==> flow/design.v <==
`timescale 1ns/1ps
module s_axil_register # (
    parameter   S_AXI_ADDR_WIDTH = 6,
                S_AXI_DATA_WIDTH = 32
)
(   
    input                                   ACLK    ,
    input                                   ARESET  ,
    input   [S_AXI_ADDR_WIDTH-1 : 0]        AWADDR  ,
    input                                   AWVALID ,
    output                                  AWREADY ,
    input   [S_AXI_DATA_WIDTH-1 : 0]        WDATA   ,
    input                                   WVALID  ,
    output                                  WREADY  ,
    input   [S_AXI_DATA_WIDTH/8-1 : 0]      WSTRB   ,
    output  [1 : 0]                         BRESP   ,
    output                                  BVALID  ,
    input                                   BREADY  ,
    input   [S_AXI_ADDR_WIDTH-1 : 0]        ARADDR  ,
    input                                   ARVALID ,
    output                                  ARREADY ,
    output  [S_AXI_DATA_WIDTH-1 : 0]        RDATA   ,
    output  [1 : 0]                         RRESP   ,
    output                                  RVALID  ,
    input                                   RREADY
);  
    localparam  ADDR_REG_0 = 'h00, ADDR_REG_8 = 'h20,
                ADDR_REG_1 = 'h04, ADDR_REG_9 = 'h24,
                ADDR_REG_2 = 'h08, ADDR_REG_A = 'h28,
                ADDR_REG_3 = 'h0C, ADDR_REG_B = 'h2C,
                ADDR_REG_4 = 'h10, ADDR_REG_C = 'h30,
                ADDR_REG_5 = 'h14, ADDR_REG_D = 'h34,
                ADDR_REG_6 = 'h18, ADDR_REG_E = 'h38,
                ADDR_REG_7 = 'h1C, ADDR_REG_F = 'h3C;
    reg     [S_AXI_DATA_WIDTH-1 : 0]    registers [0 : 15];
    localparam  ST_AW_IDLE = 2'd0,       
                ST_AW_PREP = 2'd1,       
                ST_AW_WAIT = 2'd2,       
                ST_AW_DONE = 2'd3;       
    reg     [1 : 0]                     aw_state, aw_next;   
    reg     [S_AXI_ADDR_WIDTH-1 : 0]    aw_reg;              
    wire                                aw_hs;               
    reg                                 aw_hs_flag;          
    wire                                aw_w_hs_flag;        
    always @ (posedge ACLK) begin
        if (ARESET)     aw_state <= ST_AW_IDLE;
        else            aw_state <= aw_next;
    end
    always @ (*) begin
        aw_next = aw_state;
        case (aw_state)
            ST_AW_IDLE : if (AWVALID)       aw_next = ST_AW_PREP; 
                         else               aw_next = ST_AW_IDLE;
            ST_AW_PREP :                    aw_next = ST_AW_WAIT;
            ST_AW_WAIT : if (aw_w_hs_flag)  aw_next = ST_AW_DONE;
                         else               aw_next = ST_AW_WAIT;
            ST_AW_DONE :                    aw_next = ST_AW_IDLE;
            default    :                    aw_next = ST_AW_IDLE;
        endcase
    end
    assign aw_hs   = (AWVALID & AWREADY);        
    assign AWREADY = (aw_state == ST_AW_IDLE);   
    always @ (posedge ACLK) begin
        if      (ARESET)        aw_reg <= 'h0;
        else if (aw_hs)         aw_reg <= AWADDR;
    end
    always @ (posedge ACLK) begin
        if      (ARESET)                    aw_hs_flag <= 1'b0;
        else if (aw_hs)                     aw_hs_flag <= 1'b1;
        else if (aw_state == ST_AW_DONE)    aw_hs_flag <= 1'b0;
    end
    localparam  ST_W_IDLE = 3'd0,    
                ST_W_PREP = 3'd1,    
                ST_W_WAIT = 3'd2,    
                ST_W_RESP = 3'd3,    
                ST_W_DONE = 3'd4;    
    reg     [2 : 0]                     w_state, w_next;     
    reg     [S_AXI_DATA_WIDTH-1 : 0]    w_reg;               
    wire    [S_AXI_DATA_WIDTH-1 : 0]    w_mask;              
    reg     [S_AXI_DATA_WIDTH-1 : 0]    w_mask_reg;          
    wire                                w_hs;                
    reg                                 w_hs_flag;           
    always @ (posedge ACLK) begin
        if (ARESET)     w_state <= ST_W_IDLE;
        else            w_state <= w_next;
    end
    always @ (*) begin
        w_next = w_state;
        case (w_state)
            ST_W_IDLE : if (WVALID)         w_next = ST_W_PREP;
                        else                w_next = ST_W_IDLE;
            ST_W_PREP :                     w_next = ST_W_WAIT;
            ST_W_WAIT : if (aw_w_hs_flag)   w_next = ST_W_RESP;
                        else                w_next = ST_W_WAIT;
            ST_W_RESP : if (BREADY)         w_next = ST_W_DONE;
                        else                w_next = ST_W_RESP;
            ST_W_DONE :                     w_next = ST_W_IDLE;
            default   :                     w_next = ST_W_IDLE;
        endcase
    end
    assign w_hs   = (WVALID & WREADY);               
    assign WREADY = (w_state == ST_W_IDLE);          
    assign BVALID = (w_state == ST_W_RESP);          
    assign BRESP  = 2'b00;                           
    assign aw_w_hs_flag = aw_hs_flag & w_hs_flag;    
    assign w_mask  = { {8{WSTRB[3]}}, {8{WSTRB[2]}}, {8{WSTRB[1]}}, {8{WSTRB[0]}} };     
    always @ (posedge ACLK) begin
        if      (ARESET)                w_reg <= 'h0;
        else if (w_hs)                  w_reg <= (WDATA & w_mask);
    end
    always @ (posedge ACLK) begin
        if      (ARESET)                w_mask_reg <= 'h0;
        else if (w_hs)                  w_mask_reg <= w_mask;
    end
    always @ (posedge ACLK) begin
        if      (ARESET)                w_hs_flag <= 1'b0;
        else if (w_hs)                  w_hs_flag <= 1'b1;
        else if (w_state == ST_W_RESP)  w_hs_flag <= 1'b0;
    end
    integer i;
    always @ (posedge ACLK) begin
        if (ARESET) begin
            for (i = 0; i < 16; i = i + 1) registers[i] <= 'h0;
        end
        else if (aw_w_hs_flag) begin
            case (aw_reg)
                ADDR_REG_0 : registers[0]  <= w_reg | (registers[0]  & ~w_mask_reg);
                ADDR_REG_1 : registers[1]  <= w_reg | (registers[1]  & ~w_mask_reg);
                ADDR_REG_2 : registers[2]  <= w_reg | (registers[2]  & ~w_mask_reg);
                ADDR_REG_3 : registers[3]  <= w_reg | (registers[3]  & ~w_mask_reg);
                ADDR_REG_4 : registers[4]  <= w_reg | (registers[4]  & ~w_mask_reg);
                ADDR_REG_5 : registers[5]  <= w_reg | (registers[5]  & ~w_mask_reg);
                ADDR_REG_6 : registers[6]  <= w_reg | (registers[6]  & ~w_mask_reg);
                ADDR_REG_7 : registers[7]  <= w_reg | (registers[7]  & ~w_mask_reg);
                ADDR_REG_8 : registers[8]  <= w_reg | (registers[8]  & ~w_mask_reg);
                ADDR_REG_9 : registers[9]  <= w_reg | (registers[9]  & ~w_mask_reg);
                ADDR_REG_A : registers[10] <= w_reg | (registers[10] & ~w_mask_reg);
                ADDR_REG_B : registers[11] <= w_reg | (registers[11] & ~w_mask_reg);
                ADDR_REG_C : registers[12] <= w_reg | (registers[12] & ~w_mask_reg);
                ADDR_REG_D : registers[13] <= w_reg | (registers[13] & ~w_mask_reg);
                ADDR_REG_E : registers[14] <= w_reg | (registers[14] & ~w_mask_reg);
                ADDR_REG_F : registers[15] <= w_reg | (registers[15] & ~w_mask_reg);
            endcase
        end
    end
    localparam  ST_R_IDLE = 2'd0,    
                ST_R_PREP = 2'd1,    
                ST_R_DATA = 2'd2,    
                ST_R_DONE = 2'd3;    
    reg     [1 : 0]                     r_state, r_next;     
    reg     [S_AXI_ADDR_WIDTH-1 : 0]    ar_reg;              
    wire                                ar_hs;               
    reg     [S_AXI_DATA_WIDTH-1 : 0]    r_reg;               
    always @ (posedge ACLK) begin
        if (ARESET)     r_state <= ST_R_IDLE;
        else            r_state <= r_next;
    end
    always @ (*) begin
        r_next = r_state;
        case (r_state)
            ST_R_IDLE : if (ARVALID)    r_next = ST_R_PREP;
                        else            r_next = ST_R_IDLE;
            ST_R_PREP :                 r_next = ST_R_DATA;
            ST_R_DATA : if (RREADY)     r_next = ST_R_DONE;
                        else            r_next = ST_R_DATA;
            ST_R_DONE :                 r_next = ST_R_IDLE;
            default   :                 r_next = ST_R_IDLE;
        endcase
    end
    assign ar_hs   = (ARREADY & ARVALID);        
    assign ARREADY = (r_state == ST_R_IDLE);     
    assign RVALID  = (r_state == ST_R_DATA);     
    assign RRESP   = 2'b00;                      
    assign RDATA   = r_reg;                      
    always @ (posedge ACLK) begin
        if      (ARESET)    ar_reg <= 'h0;
        else if (ar_hs)     ar_reg <= ARADDR;
    end
    always @ (posedge ACLK) begin
        if (ARESET) 
            r_reg <= 'h0;
        else begin
            case (ar_reg)
                ADDR_REG_0 : r_reg <= registers[0];
                ADDR_REG_1 : r_reg <= registers[1];
                ADDR_REG_2 : r_reg <= registers[2];
                ADDR_REG_3 : r_reg <= registers[3];
                ADDR_REG_4 : r_reg <= registers[4];
                ADDR_REG_5 : r_reg <= registers[5];
                ADDR_REG_6 : r_reg <= registers[6];
                ADDR_REG_7 : r_reg <= registers[7];
                ADDR_REG_8 : r_reg <= registers[8];
                ADDR_REG_9 : r_reg <= registers[9];
                ADDR_REG_A : r_reg <= registers[10];
                ADDR_REG_B : r_reg <= registers[11];
                ADDR_REG_C : r_reg <= registers[12];
                ADDR_REG_D : r_reg <= registers[13];
                ADDR_REG_E : r_reg <= registers[14];
                ADDR_REG_F : r_reg <= registers[15];
            endcase
        end
    end
endmodule
Lab notebook: s_axil_register

Step by step through the tools: s_axil_register:

Module s_axil_register before and after one edit of its RTL, step after step.
Lines under "unedited" count in the file above, lines under "edited" in the edited file.
"difference" is "edited" less "unedited", of the values as shown.
A cell with - has no value.

* design top: s_axil_register
* clock port: ACLK
* cell library: sky130hd
* timing corner: tt_025C_1v80

Edit of the RTL:

The edit as a unified diff against the file above.
The edit is scripted: it alters the design's behaviour and was not made to optimise anything.

```diff
@@ -39,5 +39,5 @@
                 ST_AW_DONE = 2'd3;       
     reg     [1 : 0]                     aw_state, aw_next;   
-    reg     [S_AXI_ADDR_WIDTH-1 : 0]    aw_reg;              
+    reg     [S_AXI_ADDR_WIDTH-2 : 0]    aw_reg;              
     wire                                aw_hs;               
     reg                                 aw_hs_flag;          
```

Elaborated design:

Source: Yosys, flattened and elaborated. Widths are those after wreduce. Registers that Yosys merges into a memory's read port (data or address) are not register bits. Print and check cells do not count.

Cells by class
* mux-type cells: unedited 15, edited 15, difference 0
* equal/unequal tests: unedited 39, edited 31, difference -8
* bitwise operators: unedited 38, edited 22, difference -16
* reductions and logical operators: unedited 24, edited 17, difference -7

Operators with widths
* bitwise AND 32 bit: unedited 17, edited 9, difference -8
* equality test 6 bit with constant B: unedited 16, edited 8, difference -8
* bitwise OR 32 bit: unedited 16, edited 8, difference -8
* AND reduction 2 bit: unedited 16, edited 8, difference -8
* equality test 6 x 5 -> 1 bit with constant B: unedited 8, edited 4, difference -4
* equality test 5 bit with constant B: unedited 0, edited 4, difference +4
* equality test 6 x 4 -> 1 bit with constant B: unedited 4, edited 2, difference -2
* equality test 5 x 4 -> 1 bit with constant B: unedited 0, edited 2, difference +2
* equality test 6 x 3 -> 1 bit with constant B: unedited 2, edited 1, difference -1
* zero test 6 bit: unedited 2, edited 1, difference -1
* parallel mux 32 bit (select 16 bit): unedited 1, edited 0, difference -1
* equality test 5 x 3 -> 1 bit with constant B: unedited 0, edited 1, difference +1
* zero test 5 bit: unedited 0, edited 1, difference +1
* parallel mux 32 bit (select 9 bit): unedited 0, edited 1, difference +1
* OR reduction 8 bit: unedited 0, edited 1, difference +1
* 2-to-1 mux 1 bit: unedited 10, edited 10, difference 0
* bitwise AND 1 bit: unedited 4, edited 4, difference 0
* equality test 2 bit with constant B: unedited 4, edited 4, difference 0
* equality test 2 x 1 -> 1 bit with constant B: unedited 2, edited 2, difference 0
* equality test 3 x 2 -> 1 bit with constant B: unedited 2, edited 2, difference 0
* zero test 2 bit: unedited 2, edited 2, difference 0
* parallel mux 2 bit (select 4 bit): unedited 2, edited 2, difference 0
* nonzero test 2 bit: unedited 2, edited 2, difference 0
* equality test 3 x 1 -> 1 bit with constant B: unedited 1, edited 1, difference 0
* zero test 3 bit: unedited 1, edited 1, difference 0
* 2-to-1 mux 3 bit: unedited 1, edited 1, difference 0
* inverter 32 bit: unedited 1, edited 1, difference 0
* parallel mux 3 bit (select 4 bit): unedited 1, edited 1, difference 0
* nonzero test 16 bit: unedited 1, edited 1, difference 0

Bit counts
* input port bits: unedited 55, edited 55, difference 0
* elaborated cells: unedited 142, edited 103, difference -39
* bits in registers: unedited 622, edited 365, difference -257
* output and inout port bits: unedited 41, edited 41, difference 0

Depth:

Yosys ltp: most cells in a row. Word level: on the elaborated netlist, between registers, memories and ports. Mapped: between sequential cells and ports; inverters and the memories' decode and read muxes count.

Logic depth
* depth in word-level cells: unedited 3, edited 3, difference 0
* ABC_AREA: unedited 0, edited 0
* gate-level depth with buffers: unedited 8, edited 7, difference -1
* depth with buffers taken out: unedited 5, edited 4, difference -1

Mapped cells and area:

Source: synth_stat.txt of the flow (Yosys; design flattened, memories mapped). It holds for the ABC_AREA given above (unset counts as 0); a run with the other value may have another netlist.

Cells by type
* sky130_fd_sc_hd__nor2_1: unedited 562, edited 270, difference -292
* sky130_fd_sc_hd__a22oi_1: unedited 580, edited 294, difference -286
* sky130_fd_sc_hd__dfxtp_1: unedited 607, edited 350, difference -257
* sky130_fd_sc_hd__nand2_1: unedited 151, edited 58, difference -93
* sky130_fd_sc_hd__clkbuf_1: unedited 209, edited 120, difference -89
* sky130_fd_sc_hd__mux4_2: unedited 27, edited 0, difference -27
* sky130_fd_sc_hd__a221oi_1: unedited 18, edited 45, difference +27
* sky130_fd_sc_hd__nor3_1: unedited 22, edited 1, difference -21
* sky130_fd_sc_hd__and3_1: unedited 21, edited 0, difference -21
* sky130_fd_sc_hd__inv_1: unedited 7, edited 23, difference +16
* sky130_fd_sc_hd__o311ai_1: unedited 0, edited 16, difference +16
* sky130_fd_sc_hd__o21ai_0: unedited 18, edited 3, difference -15
* sky130_fd_sc_hd__nor2b_1: unedited 4, edited 19, difference +15
* sky130_fd_sc_hd__nor3b_1: unedited 1, edited 15, difference +14
* sky130_fd_sc_hd__nor4_1: unedited 11, edited 0, difference -11
* sky130_fd_sc_hd__a22o_1: unedited 11, edited 1, difference -10
* sky130_fd_sc_hd__nor2_2: unedited 11, edited 1, difference -10
* sky130_fd_sc_hd__nand4_1: unedited 10, edited 0, difference -10

The list need not be complete.

Synthesis totals
* cell area after synthesis (sq um): unedited 24131.9, edited 13948.4, difference -10183.5
* cell count: unedited 2654, edited 1534, difference -1120
* area of sequential cells (sq um): unedited 12151.7, edited 7006.7, difference -5145.0
* mapped flip-flops: unedited 607, edited 350, difference -257
* buffer cells: unedited 272, edited 173, difference -99

Timing after synthesis:

Path of least setup slack by OpenSTA after synthesis, without wires, with an ideal clock, recovery checks aside; 20% of the period is set as input and as output delay. Where synthesis merged equal registers, the netlist keeps one of their names.

Timing after synthesis
* kind: unedited register -> register, edited register -> register
* start: unedited register ar_reg[5], edited register ar_reg[3]
* end: unedited register r_reg[23], edited register r_reg[22]
* time at the first pin (ns): unedited 0.000, edited 0.000, difference 0.000
* data required time (ns): unedited 3.412, edited 3.361, difference -0.051
* setup slack (ns): unedited 1.497, edited 1.670, difference +0.173
* arrival time (ns): unedited 1.914, edited 1.690, difference -0.224
* delay of the path (ns): unedited 2.002, edited 1.829, difference -0.173
* buffers on the path: unedited 3, edited 3, difference 0
* period (ns): unedited 3.5, edited 3.5, difference 0.0
* library setup time (ns): unedited 0.088, edited 0.139, difference +0.051
* driving pins on the path: unedited 9, edited 8, difference -1
* synthesis period reached (ns): unedited 2.003, edited 1.83, difference -0.173

"delay of the path" = arrival - input delay + setup time.
"driving pins on the path" counts driving pins, that of a launching flip-flop among them; a cell with two outputs on the path counts twice.
"synthesis period reached" is the clock period less the worst setup slack; recovery checks do not enter. This is arithmetic on one report: input and output delays are still those of the set period (20% each).
Between the ends stands the longest chain of elaborated cells between them, by number of cells; it is not shown to be the way that was timed. Of several equally long chains one is given.
A line is the first line of the expression or statement that the cell stems from. Yosys adds cells for indexed reads and writes and turns some case tables into memories.
A register here has more assigning lines than the two given.

Between the ends, after synthesis, unedited:
* cells stage by stage: sky130_fd_sc_hd__dfxtp_1 sky130_fd_sc_hd__buf_6 sky130_fd_sc_hd__or4b_1 sky130_fd_sc_hd__buf_4 sky130_fd_sc_hd__nor3_4 sky130_fd_sc_hd__buf_6 sky130_fd_sc_hd__a22oi_1 sky130_fd_sc_hd__and3_1 sky130_fd_sc_hd__a311oi_2
* length of the longest elaborated chain: 2
* elaborated cells on any way between the ends: 18
* RTL lines with such cells: 1
* those cells by class: 15 x eq/ne; 1 x mux; 2 x reduce/logical

Ends and longest elaborated chain, after synthesis, unedited
* start, declared: line 151 `reg     [S_AXI_ADDR_WIDTH-1 : 0]    ar_reg;`
* start, assigned: line 176 `if      (ARESET)    ar_reg <= 'h0;`
* start, assigned: line 177 `else if (ar_hs)     ar_reg <= ARADDR;`
* equality test 6 bit: line 183 `case (ar_reg)`
* parallel mux 32 bit (select 16 bit): line 183
* end, assigned: line 184 `ADDR_REG_0 : r_reg <= registers[0];`
* end, assigned: line 185 `ADDR_REG_1 : r_reg <= registers[1];`
* end, declared: line 153 `reg     [S_AXI_DATA_WIDTH-1 : 0]    r_reg;`

Between the ends, after synthesis, edited:
* cells stage by stage: sky130_fd_sc_hd__dfxtp_1 sky130_fd_sc_hd__clkbuf_1 sky130_fd_sc_hd__or4_1 sky130_fd_sc_hd__and2_1 sky130_fd_sc_hd__buf_2 sky130_fd_sc_hd__buf_2 sky130_fd_sc_hd__a211oi_1 sky130_fd_sc_hd__a311oi_2
* length of the longest elaborated chain: 3
* elaborated cells on any way between the ends: 19
* RTL lines with such cells: 1
* those cells by class: 15 x eq/ne; 1 x mux; 3 x reduce/logical

Ends and longest elaborated chain, after synthesis, edited
* start, declared: line 151 `reg     [S_AXI_ADDR_WIDTH-1 : 0]    ar_reg;`
* start, assigned: line 176 `if      (ARESET)    ar_reg <= 'h0;`
* start, assigned: line 177 `else if (ar_hs)     ar_reg <= ARADDR;`
* equality test 6 bit: line 183 `case (ar_reg)`
* OR reduction 8 bit
* parallel mux 32 bit (select 9 bit): line 183
* end, assigned: line 184 `ADDR_REG_0 : r_reg <= registers[0];`
* end, assigned: line 185 `ADDR_REG_1 : r_reg <= registers[1];`
* end, declared: line 153 `reg     [S_AXI_DATA_WIDTH-1 : 0]    r_reg;`

Worst path after layout:

From the final timing report of the runs of pair A: the path of least setup slack in the routed layout; clock arrival at registers is part of the times.

Timing post-layout
* kind: unedited register -> register, edited register -> register
* start: unedited register ar_reg[3], edited register ar_reg[0]
* end: unedited register r_reg[18], edited register r_reg[21]
* buffers on the path: unedited 2, edited 1, difference -1
* arrival time (ns): unedited 3.07, edited 2.79, difference -0.28
* library setup time (ns): unedited 0.11, edited 0.09, difference -0.02
* period (ns): unedited 2.96, edited 2.96, difference 0.00
* data required time (ns): unedited 3.44, edited 3.39, difference -0.05
* driving pins on the path: unedited 8, edited 6, difference -2
* setup slack (ns): unedited 0.37, edited 0.60, difference +0.23
* time at the first pin (ns): unedited 0.61, edited 0.52, difference -0.09

Between the ends stands the longest chain of elaborated cells between them, by number of cells; it is not shown to be the way that was timed. Of several equally long chains one is given.
A register here has more assigning lines than the two given.

Between the ends, post-layout, unedited:
* cells stage by stage: sky130_fd_sc_hd__dfxtp_4 sky130_fd_sc_hd__buf_4 sky130_fd_sc_hd__nor2b_1 sky130_fd_sc_hd__buf_4 sky130_fd_sc_hd__and3_1 sky130_fd_sc_hd__a2111oi_0 sky130_fd_sc_hd__and3_1 sky130_fd_sc_hd__o21ai_0
* length of the longest elaborated chain: 2
* elaborated cells on any way between the ends: 18
* RTL lines with such cells: 1
* those cells by class: 15 x eq/ne; 1 x mux; 2 x reduce/logical

Ends and longest elaborated chain, post-layout, unedited
* start, declared: line 151 `reg     [S_AXI_ADDR_WIDTH-1 : 0]    ar_reg;`
* start, assigned: line 176 `if      (ARESET)    ar_reg <= 'h0;`
* start, assigned: line 177 `else if (ar_hs)     ar_reg <= ARADDR;`
* equality test 6 bit: line 183 `case (ar_reg)`
* parallel mux 32 bit (select 16 bit): line 183
* end, assigned: line 184 `ADDR_REG_0 : r_reg <= registers[0];`
* end, assigned: line 185 `ADDR_REG_1 : r_reg <= registers[1];`
* end, declared: line 153 `reg     [S_AXI_DATA_WIDTH-1 : 0]    r_reg;`

Between the ends, post-layout, edited:
* cells stage by stage: sky130_fd_sc_hd__dfxtp_1 sky130_fd_sc_hd__or4b_1 sky130_fd_sc_hd__nor2_4 sky130_fd_sc_hd__buf_4 sky130_fd_sc_hd__a22oi_1 sky130_fd_sc_hd__a311oi_2
* length of the longest elaborated chain: 3
* elaborated cells on any way between the ends: 19
* RTL lines with such cells: 1
* those cells by class: 15 x eq/ne; 1 x mux; 3 x reduce/logical

Ends and longest elaborated chain, post-layout, edited
* start, declared: line 151 `reg     [S_AXI_ADDR_WIDTH-1 : 0]    ar_reg;`
* start, assigned: line 176 `if      (ARESET)    ar_reg <= 'h0;`
* start, assigned: line 177 `else if (ar_hs)     ar_reg <= ARADDR;`
* equality test 6 bit: line 183 `case (ar_reg)`
* OR reduction 8 bit
* parallel mux 32 bit (select 9 bit): line 183
* end, assigned: line 184 `ADDR_REG_0 : r_reg <= registers[0];`
* end, assigned: line 185 `ADDR_REG_1 : r_reg <= registers[1];`
* end, declared: line 153 `reg     [S_AXI_DATA_WIDTH-1 : 0]    r_reg;`

Layout results:

Both versions went through the flow (Yosys, OpenROAD) with the same settings in each pair. Constraints: input delay and output delay 20% of the set period each, output load 0.01 pF.

Flow settings, pair A:
* CORE_UTILIZATION: 40
* PLACE_DENSITY: 0.6
* period_ns: 2.96
* CAP_MARGIN: 20
* CORE_MARGIN: 2
* SLEW_MARGIN: 20

Measured results, pair A
* utilization in the final report (%): unedited 47.2, edited 47.5, difference +0.3
* clock period reached (ns): unedited 2.593, edited 2.364, difference -0.229
* full die area (sq um): unedited 62310.1, edited 36379.8, difference -25930.3
* worst hold slack (ns): unedited 0.338, edited 0.437, difference +0.099
* chip area in the Yosys report (sq um): unedited 24131.9, edited 13948.4, difference -10183.5
* standard-cell area after layout (sq um): unedited 28300.9, edited 16372.0, difference -11928.9
* post-route setup TNS (ns): unedited 0.000, edited 0.000, difference 0.000
* power consumption (µW): unedited 17958, edited 10467, difference -7491
* worst setup slack after layout (ns): unedited 0.367, edited 0.596, difference +0.229

Flow settings, pair B:
* CAP_MARGIN: 20
* CELL_PAD_IN_SITES_DETAIL_PLACEMENT: 1
* CELL_PAD_IN_SITES_GLOBAL_PLACEMENT: 3
* CORE_UTILIZATION: 15
* GPL_ROUTABILITY_DRIVEN: 0
* MAX_ROUTING_LAYER: met4
* PLACE_DENSITY_LB_ADDON: 0.09
* SETUP_SLACK_MARGIN: 1.16
* SLEW_MARGIN: 30
* period_ns: 5.0
* CORE_MARGIN: 2

Measured results, pair B
* utilization in the final report (%): unedited 18.9, edited 19.1, difference +0.2
* clock period reached (ns): unedited 3.459, edited 2.802, difference -0.657
* full die area (sq um): unedited 164102.0, edited 95443.9, difference -68658.1
* worst hold slack (ns): unedited 0.425, edited 0.421, difference -0.004
* chip area in the Yosys report (sq um): unedited 24131.9, edited 13948.4, difference -10183.5
* standard-cell area after layout (sq um): unedited 30225.2, edited 17521.8, difference -12703.4
* post-route setup TNS (ns): unedited 0.000, edited 0.000, difference 0.000
* power consumption (µW): unedited 11692, edited 6855, difference -4837
* worst setup slack after layout (ns): unedited 1.541, edited 2.198, difference +0.657

"clock period reached": clock period set for the run, less the worst setup slack. It is reckoned from that one timing run; input and output delays stay at 20% of the period that was set.
By "power consumption" is meant OpenSTA's value without simulated activity: inputs other than the clock are taken to toggle once in ten clock periods, and the tool carries that through the logic.
